==> flow/design.v <==
`timescale 1ns / 1ns
module alu_top(clk, a, b, s, result, zero);
input clk;
input [15:0] a, b;
input [3:0] s;
output reg [15:0] result;
output reg zero;
reg [15:0] a_q, b_q;
reg [3:0] s_q;
wire [15:0] alu_result;
wire alu_zero;
always @(posedge clk) begin
    a_q <= a;
    b_q <= b;
    s_q <= s;
    result <= alu_result;
    zero <= alu_zero;
end
alu u_alu(.a(a_q), .b(b_q), .s(s_q), .result(alu_result), .zero_detection(alu_zero));
endmodule

`timescale 1ns / 1ns
module three_to_one_mux(d0,d1,d2,s,y);
input [15:0] d0, d1, d2;
input [1:0] s;
output [15:0] y;
reg [15:0] y;
always@(d0 or d1 or d2 or s)
begin
case(s)
      2'b00  : y = d0;
      2'b01  : y = d1;
      2'b10  : y = d2;
      default : y = d0; 
endcase
end
endmodule
module rotate_right(n, value, result);
	input [15:0] n, value;
	output reg [15:0] result;
	reg [15:0] temp, temp2;
	always@(*)
	begin
		temp = 16'd0;
		temp2 = 16'd0;
		case(n[3:0])
			0:
				begin
				result = value;
				end
			1:
				begin
				temp = { {15 - 1 + 1{1'b0}}, value[1 - 1: 0] };
				temp2 = value >> 1;
				result = {temp[1 - 1: 0] , temp2[15 - 1: 0]};
				end
			2:
				begin
				temp = { {15 - 2 + 1{1'b0}}, value[2 - 1: 0] };
				temp2 = value >> 2;
				result = {temp[2 - 1: 0] , temp2[15 - 2: 0]};
				end
			3:
				begin
				temp = { {15 - 3 + 1{1'b0}}, value[3 - 1: 0] };
				temp2 = value >> 3;
				result = {temp[3 - 1: 0] , temp2[15 - 3: 0]};
				end
			4:
				begin
				temp = { {15 - 4 + 1{1'b0}}, value[4 - 1: 0] };
				temp2 = value >> 4;
				result = {temp[4 - 1: 0] , temp2[15 - 4: 0]};
				end
			5:
				begin
				temp = { {15 - 5 + 1{1'b0}}, value[5 - 1: 0] };
				temp2 = value >> 5;
				result = {temp[5 - 1: 0] , temp2[15 - 5: 0]};
				end
			6:
				begin
				temp = { {15 - 6 + 1{1'b0}}, value[6 - 1: 0] };
				temp2 = value >> 6;
				result = {temp[6 - 1: 0] , temp2[15 - 6: 0]};
				end
			7:
				begin
				temp = { {15 - 7 + 1{1'b0}}, value[7 - 1: 0] };
				temp2 = value >> 7;
				result = {temp[7 - 1: 0] , temp2[15 - 7: 0]};
				end
			8:
				begin
				temp = { {15 - 8 + 1{1'b0}}, value[8 - 1: 0] };
				temp2 = value >> 8;
				result = {temp[8 - 1: 0] , temp2[15 - 8: 0]};
				end
			9:
				begin
				temp = { {15 - 9 + 1{1'b0}}, value[9 - 1: 0] };
				temp2 = value >> 9;
				result = {temp[9 - 1: 0] , temp2[15 - 9: 0]};
				end
			10:
				begin
				temp = { {15 - 10 + 1{1'b0}}, value[10 - 1: 0] };
				temp2 = value >> 10;
				result = {temp[10 - 1: 0] , temp2[15 - 10: 0]};
				end
			11:
				begin
				temp = { {15 - 11 + 1{1'b0}}, value[11 - 1: 0] };
				temp2 = value >> 11;
				result = {temp[11 - 1: 0] , temp2[15 - 11: 0]};
				end
			12:
				begin
				temp = { {15 - 12 + 1{1'b0}}, value[12 - 1: 0] };
				temp2 = value >> 12;
				result = {temp[12 - 1: 0] , temp2[15 - 12: 0]};
				end
			13:
				begin
				temp = { {15 - 13 + 1{1'b0}}, value[13 - 1: 0] };
				temp2 = value >> 13;
				result = {temp[13 - 1: 0] , temp2[15 - 13: 0]};
				end
			14:
				begin
				temp = { {15 - 14 + 1{1'b0}}, value[14 - 1: 0] };
				temp2 = value >> 14;
				result = {temp[14 - 1: 0] , temp2[15 - 14: 0]};
				end
			15:
				begin
				temp = { {15 - 15 + 1{1'b0}}, value[15 - 1: 0] };
				temp2 = value >> 15;
				result = {temp[15 - 1: 0] , temp2[15 - 15: 0]};
				end
		endcase
	end
endmodule
module rotate_left(n, value, result);
	input [15:0] n, value;
	output reg [15:0] result;
	reg [15:0] temp, temp2;
	always@(*)
	begin
		temp = 16'd0;
		temp2 = 16'd0;
		case(n[3:0])
			0:
				begin
				result = value;
				end
			1:
				begin
				temp = { {15 - 1 + 1{1'b0}}, value[15:15 - 1 + 1] };
				temp2 = value << 1;
				result = {temp2[15:1] , temp[1 - 1:0]};
				end
			2:
				begin
				temp = { {15 - 2 + 1{1'b0}}, value[15:15 - 2 + 1] };
				temp2 = value << 2;
				result = {temp2[15:2] , temp[2 - 1:0]};
				end
			3:
				begin
				temp = { {15 - 3 + 1{1'b0}}, value[15:15 - 3 + 1] };
				temp2 = value << 3;
				result = {temp2[15:3] , temp[3 - 1:0]};
				end
			4:
				begin
				temp = { {15 - 4 + 1{1'b0}}, value[15:15 - 4 + 1] };
				temp2 = value << 4;
				result = {temp2[15:4] , temp[4 - 1:0]};
				end
			5:
				begin
				temp = { {15 - 5 + 1{1'b0}}, value[15:15 - 5 + 1] };
				temp2 = value << 5;
				result = {temp2[15:5] , temp[5 - 1:0]};
				end
			6:
				begin
				temp = { {15 - 6 + 1{1'b0}}, value[15:15 - 6 + 1] };
				temp2 = value << 6;
				result = {temp2[15:6] , temp[6 - 1:0]};
				end
			7:
				begin
				temp = { {15 - 7 + 1{1'b0}}, value[15:15 - 7 + 1] };
				temp2 = value << 7;
				result = {temp2[15:7] , temp[7 - 1:0]};
				end
			8:
				begin
				temp = { {15 - 8 + 1{1'b0}}, value[15:15 - 8 + 1] };
				temp2 = value << 8;
				result = {temp2[15:8] , temp[8 - 1:0]};
				end
			9:
				begin
				temp = { {15 - 9 + 1{1'b0}}, value[15:15 - 9 + 1] };
				temp2 = value << 9;
				result = {temp2[15:9] , temp[9 - 1:0]};
				end
			10:
				begin
				temp = { {15 - 10 + 1{1'b0}}, value[15:15 - 10 + 1] };
				temp2 = value << 10;
				result = {temp2[15:10] , temp[10 - 1:0]};
				end
			11:
				begin
				temp = { {15 - 11 + 1{1'b0}}, value[15:15 - 11 + 1] };
				temp2 = value << 11;
				result = {temp2[15:11] , temp[11 - 1:0]};
				end
			12:
				begin
				temp = { {15 - 12 + 1{1'b0}}, value[15:15 - 12 + 1] };
				temp2 = value << 12;
				result = {temp2[15:12] , temp[12 - 1:0]};
				end
			13:
				begin
				temp = { {15 - 13 + 1{1'b0}}, value[15:15 - 13 + 1] };
				temp2 = value << 13;
				result = {temp2[15:13] , temp[13 - 1:0]};
				end
			14:
				begin
				temp = { {15 - 14 + 1{1'b0}}, value[15:15 - 14 + 1] };
				temp2 = value << 14;
				result = {temp2[15:14] , temp[14 - 1:0]};
				end
			15:
				begin
				temp = { {15 - 15 + 1{1'b0}}, value[15:15 - 15 + 1] };
				temp2 = value << 15;
				result = {temp2[15:15] , temp[15 - 1:0]};
				end
		endcase
	end
endmodule
`timescale 1ns / 1ns
module alu(a,b,s,result,zero_detection);
input [15:0] a, b;
input [3:0] s;
output [15:0] result;
output reg zero_detection;
wire [15:0] rol_result, ror_result;
reg [15:0] other_result;
reg [1:0] mux_select;
wire [15:0] temp_result;
rotate_left rl1(.n(a), .value(b), .result(rol_result));
rotate_right rr1(.n(a), .value(b), .result(ror_result));
three_to_one_mux mux_1(.d0(rol_result),.d1(ror_result),.d2(other_result),.s(mux_select),.y(temp_result));
always@(*)
begin
 other_result = 16'd0;
 mux_select = 2'h2;
 case(s)
      4'b1111: begin other_result = a + b; mux_select = 3'h2;end   
      4'b1110: begin other_result = a - b; mux_select = 3'h2;end  
      4'b1101: begin other_result = a & b; mux_select = 3'h2;end 
      4'b1100: begin other_result = a | b; mux_select = 3'h2;end 
      4'b0001: begin other_result = a * b; mux_select = 3'h2;end
      4'b1100: begin other_result = a / b; mux_select = 3'h2;end
      4'b1010: begin other_result = a<<b; mux_select = 3'h2;end
      4'b1011: begin other_result = a>>b; mux_select = 3'h2;end
      4'b1000:    begin 
                  if (a < b) 
                        begin 
                              other_result = 16'd1; 
                              mux_select = 3'h2; 
                        end
                  else
                        begin
                              other_result = 0;
                              mux_select = 3'h2; 
                        end
                  end 
      4'b1001:    begin 
                  if(a > b) 
                        begin
                              other_result = 16'd1; 
                              mux_select = 3'h2;
                        end
                  else
                        begin
                              other_result = 0;
                              mux_select = 3'h2; 
                        end
                  end
      4'b1001: begin mux_select = 3'h0;end
      4'b1010: begin mux_select = 3'h1; end
      default: ;
endcase      
end 
always@(*)
begin
if(result == 0)
      zero_detection = 1;
else
      zero_detection = 0;
end 
assign result = temp_result;
endmodule
Lab notebook: alu_top

Tool chain data of alu_top
Each step is given for the RTL above and for the edited RTL.
"original" refers to lines of the RTL above, "edited" to lines of the edited file.
"change" is "edited" less "original", of the values as shown; "relative change" is that difference over "original", in percent.
A cell with -- has no value.
- design top: alu_top
- clock: clk
- library: sky130hd
- library corner: tt_025C_1v80

The edit
Unified diff, file above to edited file.
This change comes from a script, not from a designer. The edited design behaves differently; no optimisation was intended.
begin of diff
@@ -1,9 +1,11 @@
 `timescale 1ns / 1ns
-module alu_top(clk, a, b, s, result, zero);
+module alu_top(clk, a_pad, b, s, result, zero);
 input clk;
-input [15:0] a, b;
+input [15:0] a_pad, b;
 input [3:0] s;
 output reg [15:0] result;
 output reg zero;
+reg [15:0] a;
+always @(posedge clk) a <= a_pad;
 reg [15:0] a_q, b_q;
 reg [3:0] s_q;
@@ -19,5 +21,4 @@
 alu u_alu(.a(a_q), .b(b_q), .s(s_q), .result(alu_result), .zero_detection(alu_zero));
 endmodule
-
 `timescale 1ns / 1ns
 module three_to_one_mux(d0,d1,d2,s,y);
end of diff

Word level
Source: Yosys, flattened and elaborated, memories not mapped. Widths are those after wreduce; folded enables and synchronous resets count as part of the registers. Registers that Yosys merges into a memory's read port (data or address) are not register bits. Print and check cells do not count. Equal cells are merged and count once.
- storage and ports (item ; original ; edited ; change ; relative change (%)):
    cells after elaboration ; 28 ; 29 ; +1 ; +3.57
    output and inout bits ; 17 ; 17 ; 0 ; 0.00
    register bits ; 53 ; 69 ; +16 ; +30.19
- cells by class (item ; original ; edited ; change ; relative change (%)):
    eq/ne operators ; 9 ; 9 ; 0 ; 0.00
    shift-type cells ; 2 ; 2 ; 0 ; 0.00
    mux-type cells ; 4 ; 4 ; 0 ; 0.00
    $add $sub $neg ; 2 ; 2 ; 0 ; 0.00
    $mul ; 1 ; 1 ; 0 ; 0.00
    reductions and logical operators ; 1 ; 1 ; 0 ; 0.00
    order comparisons ; 2 ; 2 ; 0 ; 0.00
    bitwise operators ; 2 ; 2 ; 0 ; 0.00
Unchanged operator kinds not shown: 14.

Logic depth
Longest topological path by Yosys (ltp), each cell counted once; first at word level (registers and memories cut), then after technology mapping (sequential cells cut; the memories' decode and read muxes count).
- logic depth (item ; original ; edited ; change ; relative change (%)):
    depth in word-level cells ; 5 ; 5 ; 0 ; 0.00
    ABC_AREA ; 0 ; 0 ; -- ; --
    gate-level depth with buffers ; 26 ; 26 ; 0 ; 0.00
    gate-level depth less buffers ; 23 ; 23 ; 0 ; 0.00

After synthesis
Source: synth_stat.txt of the flow (Yosys; design flattened, memories mapped). It holds for the ABC_AREA given above (unset counts as 0); a run with the other value may have another netlist.
- mapped netlist (item ; original ; edited ; change ; relative change (%)):
    flip-flop cells ; 53 ; 69 ; +16 ; +30.19
    cell count ; 1092 ; 1073 ; -19 ; -1.74
    mapped area (um^2) ; 8812.2 ; 8986.1 ; +173.9 ; +1.97
- cell types (type ; original ; edited ; change ; relative change (%)):
    sky130_fd_sc_hd__dfxtp_1 ; 53 ; 69 ; +16 ; +30.19
    sky130_fd_sc_hd__nor2_1 ; 119 ; 104 ; -15 ; -12.61
    sky130_fd_sc_hd__mux2_2 ; 6 ; 17 ; +11 ; +183.33
    sky130_fd_sc_hd__xnor2_1 ; 34 ; 44 ; +10 ; +29.41
    sky130_fd_sc_hd__a21oi_1 ; 59 ; 50 ; -9 ; -15.25
    sky130_fd_sc_hd__nand3_1 ; 15 ; 6 ; -9 ; -60.00
    sky130_fd_sc_hd__xor2_1 ; 15 ; 6 ; -9 ; -60.00
    sky130_fd_sc_hd__or4_1 ; 12 ; 3 ; -9 ; -75.00
    sky130_fd_sc_hd__nor4_1 ; 7 ; 16 ; +9 ; +128.57
    sky130_fd_sc_hd__clkbuf_1 ; 47 ; 39 ; -8 ; -17.02
    sky130_fd_sc_hd__o221ai_1 ; 9 ; 3 ; -6 ; -66.67
    sky130_fd_sc_hd__o31ai_1 ; 8 ; 2 ; -6 ; -75.00
    sky130_fd_sc_hd__a221o_1 ; 3 ; 9 ; +6 ; +200.00
    sky130_fd_sc_hd__inv_1 ; 155 ; 160 ; +5 ; +3.23
    sky130_fd_sc_hd__mux4_2 ; 13 ; 18 ; +5 ; +38.46
    sky130_fd_sc_hd__a211oi_1 ; 7 ; 12 ; +5 ; +71.43
    sky130_fd_sc_hd__o211ai_1 ; 7 ; 12 ; +5 ; +71.43
    sky130_fd_sc_hd__and2_1 ; 5 ; 0 ; -5 ; -100.00
Unchanged cell types not shown: 12.
Not every row of either side is listed.
By module: a second synthesis without flattening, with its own total; a netlist apart from the flattened one above.
- unflattened totals (item ; original ; edited ; change ; relative change (%)):
    cell total of the unflattened synthesis ; 1892 ; 1908 ; +16 ; +0.85
    area total of the unflattened synthesis (um^2) ; 13619.3 ; 13939.6 ; +320.3 ; +2.35
Rows give one instance, submodules left out.
- by module, original (module ; sequential area (um^2) ; cells ; instances ; area (um^2)):
    alu ; 0.0 ; 1003 ; 1 ; 7354.6
    rotate_left ; 0.0 ; 393 ; 1 ; 2481.1
    rotate_right ; 0.0 ; 384 ; 1 ; 2303.5
    alu_top ; 1061.0 ; 53 ; 1 ; 1061.0
    three_to_one_mux ; 0.0 ; 59 ; 1 ; 419.2
- by module, edited (module ; sequential area (um^2) ; cells ; instances ; area (um^2)):
    alu ; 0.0 ; 1003 ; 1 ; 7354.6
    rotate_left ; 0.0 ; 393 ; 1 ; 2481.1
    rotate_right ; 0.0 ; 384 ; 1 ; 2303.5
    alu_top ; 1381.3 ; 69 ; 1 ; 1381.3
    three_to_one_mux ; 0.0 ; 59 ; 1 ; 419.2

Timing after synthesis
OpenSTA on the mapped netlist: ideal clock, no wires. The path of least setup slack (recovery checks aside). Input and output delay are each 20% of the period. Register names are those of the netlist, which keeps one name where synthesis merged equal registers.
- timing after synthesis (item ; original ; edited ; change ; relative change (%)):
    path type ; reg-to-reg ; reg-to-reg ; -- ; --
    start ; reg b_q[1] ; reg b_q[1] ; -- ; --
    end ; reg zero ; reg zero ; -- ; --
    path buffers ; 4 ; 4 ; 0 ; 0.00
    launch time at the first pin (ps) ; 0 ; 0 ; 0 ; --
    delay of the path (ps) ; 6906 ; 6567 ; -339 ; -4.91
    arrival (ps) ; 6841 ; 6507 ; -334 ; -4.88
    clock period (ps) ; 8000 ; 8000 ; 0 ; 0.00
    required time (ps) ; 7935 ; 7940 ; +5 ; +0.06
    path slack (ps) ; 1095 ; 1433 ; +338 ; --
    driving pins on the path ; 26 ; 25 ; -1 ; -3.85
    synthesis period reached (ps) ; 6905 ; 6567 ; -338 ; -4.90
"delay of the path" = arrival - input delay + setup time.
"driving pins on the path": output pins that drive a net of the path, with the launching flip-flop's if there is one; two outputs of one cell count as two.
"synthesis period reached" = period - worst setup slack (recovery checks aside). The figure is calculated, with input and output delays left at 20% of the set period.
Between the ends stands the longest chain of elaborated cells between them, by number of cells; it is not shown to be the way that was timed. Of several equally long chains one is given.
A line is the first line of the expression or statement that the cell stems from. Yosys adds cells for indexed reads and writes and turns some case tables into memories.
On the way, after synthesis, original:
- cell sequence: sky130_fd_sc_hd__dfxtp_1 > sky130_fd_sc_hd__buf_2 > sky130_fd_sc_hd__buf_1 > sky130_fd_sc_hd__buf_1 > sky130_fd_sc_hd__clkbuf_1 > sky130_fd_sc_hd__nand2_1 > sky130_fd_sc_hd__fa_1 > sky130_fd_sc_hd__fa_1 > sky130_fd_sc_hd__inv_1 > sky130_fd_sc_hd__ha_1 > sky130_fd_sc_hd__fa_1 > sky130_fd_sc_hd__ha_1 > sky130_fd_sc_hd__inv_1 > sky130_fd_sc_hd__fa_1 > sky130_fd_sc_hd__inv_1 > sky130_fd_sc_hd__ha_1 > sky130_fd_sc_hd__and2_1 > sky130_fd_sc_hd__o21ai_0 > sky130_fd_sc_hd__nand2_1 > sky130_fd_sc_hd__o41ai_1 > sky130_fd_sc_hd__xor2_1 > sky130_fd_sc_hd__o211ai_1 > sky130_fd_sc_hd__or4_1 > sky130_fd_sc_hd__or4_1 > sky130_fd_sc_hd__or4_1 > sky130_fd_sc_hd__nor2_1
- cells in the longest elaborated chain at 5
- elaborated cells between the ends (all ways) at 14
- noted source lines of those cells: 11
- ends and longest elaborated chain, after synthesis, original (item ; RTL line ; RTL):
    start: declaration ; 8 ; reg [15:0] a_q, b_q;
    start: assignment ; 14 ; b_q <= b;
    > comparator 16 bit ; 289 ; if(a > b)
    2-to-1 mux 1 bit ; 289 ;
    parallel mux 16 bit (select 9 bit) ; 267 ; case(s)
    zero test 16 bit ; 307 ; if(result == 0)
    2-to-1 mux 1 bit ; 307 ;
    end: assignment ; 17 ; zero <= alu_zero;
    end: declaration ; 7 ; output reg zero;
On the way, after synthesis, edited:
- cell sequence: sky130_fd_sc_hd__dfxtp_1 > sky130_fd_sc_hd__buf_2 > sky130_fd_sc_hd__buf_2 > sky130_fd_sc_hd__clkbuf_1 > sky130_fd_sc_hd__buf_1 > sky130_fd_sc_hd__nand2_1 > sky130_fd_sc_hd__fa_1 > sky130_fd_sc_hd__fa_1 > sky130_fd_sc_hd__fa_1 > sky130_fd_sc_hd__inv_1 > sky130_fd_sc_hd__ha_1 > sky130_fd_sc_hd__fa_1 > sky130_fd_sc_hd__inv_1 > sky130_fd_sc_hd__fa_1 > sky130_fd_sc_hd__inv_1 > sky130_fd_sc_hd__ha_1 > sky130_fd_sc_hd__or4_1 > sky130_fd_sc_hd__o22ai_1 > sky130_fd_sc_hd__a2bb2oi_1 > sky130_fd_sc_hd__nor2b_1 > sky130_fd_sc_hd__xnor2_1 > sky130_fd_sc_hd__a221oi_1 > sky130_fd_sc_hd__o21ai_2 > sky130_fd_sc_hd__nor4_1 > sky130_fd_sc_hd__and3_1
- elaborated cells between the ends (all ways) at 14
- noted source lines of those cells: 11
- ends and longest elaborated chain, after synthesis, edited (item ; RTL line ; RTL):
    start: declaration ; 10 ; reg [15:0] a_q, b_q;
    start: assignment ; 16 ; b_q <= b;
    end: assignment ; 19 ; zero <= alu_zero;
    end: declaration ; 7 ; output reg zero;
edited: Chain of elaborated cells between the ends: none given.
Some nets on the timed path still bear RTL names; the line given drives or declares the net.
- nets with RTL names, path after synthesis, edited (net ; RTL line ; RTL):
    alu_result[13] ; 12 ; wire [15:0] alu_result;

Worst path after layout
Path of least setup slack in the final report of the runs of pair A (OpenROAD, finished layout, wires in). Where an end is a register, its clock arrival counts in the times.
The path's times are printed in steps of 10 ps; the period is the one set.
- timing after layout (item ; original ; edited ; change ; relative change (%)):
    path type ; reg-to-reg ; reg-to-reg ; -- ; --
    start ; reg a_q[6] ; reg b_q[4] ; -- ; --
    end ; reg zero ; reg zero ; -- ; --
    launch time at the first pin (ps) ; 310 ; 360 ; +50 ; +16.13
    required time (ps) ; 7540 ; 7580 ; +40 ; +0.53
    path slack (ps) ; 700 ; 860 ; +160 ; --
    clock period (ps) ; 7290 ; 7290 ; 0 ; 0.00
    driving pins on the path ; 21 ; 23 ; +2 ; +9.52
    arrival (ps) ; 6840 ; 6710 ; -130 ; -1.90
    path buffers ; 0 ; 0 ; 0 ; --
Between the ends stands the longest chain of elaborated cells between them, by number of cells; it is not shown to be the way that was timed. Of several equally long chains one is given.
On the way, after layout, original:
- cell sequence: sky130_fd_sc_hd__dfxtp_1 > sky130_fd_sc_hd__inv_1 > sky130_fd_sc_hd__nor2_1 > sky130_fd_sc_hd__fa_1 > sky130_fd_sc_hd__fa_1 > sky130_fd_sc_hd__ha_1 > sky130_fd_sc_hd__fa_1 > sky130_fd_sc_hd__inv_1 > sky130_fd_sc_hd__fa_1 > sky130_fd_sc_hd__fa_1 > sky130_fd_sc_hd__inv_1 > sky130_fd_sc_hd__ha_1 > sky130_fd_sc_hd__o2111ai_1 > sky130_fd_sc_hd__nand2_1 > sky130_fd_sc_hd__o41ai_1 > sky130_fd_sc_hd__xor2_1 > sky130_fd_sc_hd__o211ai_1 > sky130_fd_sc_hd__or4_1 > sky130_fd_sc_hd__or4_1 > sky130_fd_sc_hd__or4_1 > sky130_fd_sc_hd__nor2_1
- cells in the longest elaborated chain at 5
- elaborated cells between the ends (all ways) at 14
- noted source lines of those cells: 11
- ends and longest elaborated chain, after layout, original (item ; RTL line ; RTL):
    start: declaration ; 8 ; reg [15:0] a_q, b_q;
    start: assignment ; 13 ; a_q <= a;
    > comparator 16 bit ; 289 ; if(a > b)
    2-to-1 mux 1 bit ; 289 ;
    parallel mux 16 bit (select 9 bit) ; 267 ; case(s)
    zero test 16 bit ; 307 ; if(result == 0)
    2-to-1 mux 1 bit ; 307 ;
    end: assignment ; 17 ; zero <= alu_zero;
    end: declaration ; 7 ; output reg zero;
On the way, after layout, edited:
- cell sequence: sky130_fd_sc_hd__dfxtp_1 > sky130_fd_sc_hd__inv_1 > sky130_fd_sc_hd__nor2_1 > sky130_fd_sc_hd__fa_1 > sky130_fd_sc_hd__inv_1 > sky130_fd_sc_hd__fa_1 > sky130_fd_sc_hd__fa_1 > sky130_fd_sc_hd__inv_1 > sky130_fd_sc_hd__ha_1 > sky130_fd_sc_hd__fa_1 > sky130_fd_sc_hd__inv_1 > sky130_fd_sc_hd__fa_1 > sky130_fd_sc_hd__inv_1 > sky130_fd_sc_hd__ha_1 > sky130_fd_sc_hd__or4_1 > sky130_fd_sc_hd__o22ai_1 > sky130_fd_sc_hd__a2bb2oi_1 > sky130_fd_sc_hd__nor2b_1 > sky130_fd_sc_hd__xnor2_1 > sky130_fd_sc_hd__a221oi_1 > sky130_fd_sc_hd__o21ai_2 > sky130_fd_sc_hd__nor4_1 > sky130_fd_sc_hd__and3_1
- elaborated cells between the ends (all ways) at 14
- noted source lines of those cells: 11
- ends and longest elaborated chain, after layout, edited (item ; RTL line ; RTL):
    start: declaration ; 10 ; reg [15:0] a_q, b_q;
    start: assignment ; 16 ; b_q <= b;
    end: assignment ; 19 ; zero <= alu_zero;
    end: declaration ; 7 ; output reg zero;
edited: Chain of elaborated cells between the ends: none given.
Some nets on the timed path still bear RTL names; the line given drives or declares the net.
- nets with RTL names, path after layout, edited (net ; RTL line ; RTL):
    alu_result[13] ; 12 ; wire [15:0] alu_result;

Measured runs
Both versions went through the flow (Yosys, OpenROAD) with the same settings in each pair. Constraints: input delay and output delay 20% of the set period each, output load 0.01 pF.
Settings, pair A:
- period_ns at 7.29
- noted CAP_MARGIN: 20
- CORE_MARGIN: 2
- noted CORE_UTILIZATION: 40
- noted SLEW_MARGIN: 20
- final reports, pair A (item ; original ; edited ; change ; relative change (%)):
    full die area (um^2) ; 23233.4 ; 23680.6 ; +447.2 ; +1.92
    netlist area reported by Yosys (um^2) ; 8812.2 ; 8986.1 ; +173.9 ; +1.97
    standard-cell area after routing (um^2) ; 9776.9 ; 10149.7 ; +372.8 ; +3.81
    total power after layout (µW) ; 2609 ; 2982 ; +373 ; +14.30
    worst hold slack (ps) ; 811 ; 324 ; -487 ; --
    reached clock period (ps) ; 6589 ; 6426 ; -163 ; -2.47
    setup slack of the worst path (ps) ; 701 ; 864 ; +163 ; --
    setup TNS (ps) ; 0 ; 0 ; 0 ; --
    post-layout utilization ; 0.449 ; 0.462 ; +0.013 ; --
Settings, pair B:
- noted CAP_MARGIN: 10
- noted CORE_ASPECT_RATIO: 1.55
- noted CORE_UTILIZATION: 52
- noted HOLD_SLACK_MARGIN: 0.04
- MIN_ROUTING_LAYER: met1
- noted PLACE_DENSITY_LB_ADDON: 0.23
- SETUP_SLACK_MARGIN: 0.34
- TNS_END_PERCENT at 70
- period_ns at 4.71
- CORE_MARGIN: 2
- noted SLEW_MARGIN: 20
- final reports, pair B (item ; original ; edited ; change ; relative change (%)):
    full die area (um^2) ; 18028.6 ; 18373.9 ; +345.3 ; +1.92
    netlist area reported by Yosys (um^2) ; 8812.2 ; 8986.1 ; +173.9 ; +1.97
    standard-cell area after routing (um^2) ; 11496.0 ; 11634.9 ; +138.9 ; +1.21
    total power after layout (µW) ; 6572 ; 5778 ; -794 ; -12.08
    worst hold slack (ps) ; 836 ; 324 ; -512 ; --
    reached clock period (ps) ; 6177 ; 5657 ; -520 ; -8.42
    setup slack of the worst path (ps) ; -1467 ; -947 ; +520 ; --
    setup TNS (ps) ; -5463 ; -4081 ; +1382 ; --
    post-layout utilization ; 0.689 ; 0.691 ; +0.002 ; --
"reached clock period" is the run's clock period less its worst setup slack. It is reckoned from that one timing run; input and output delays stay at 20% of the period that was set.
"total power after layout" rests on the timing tool's default activity at the inputs, not on a simulated workload.
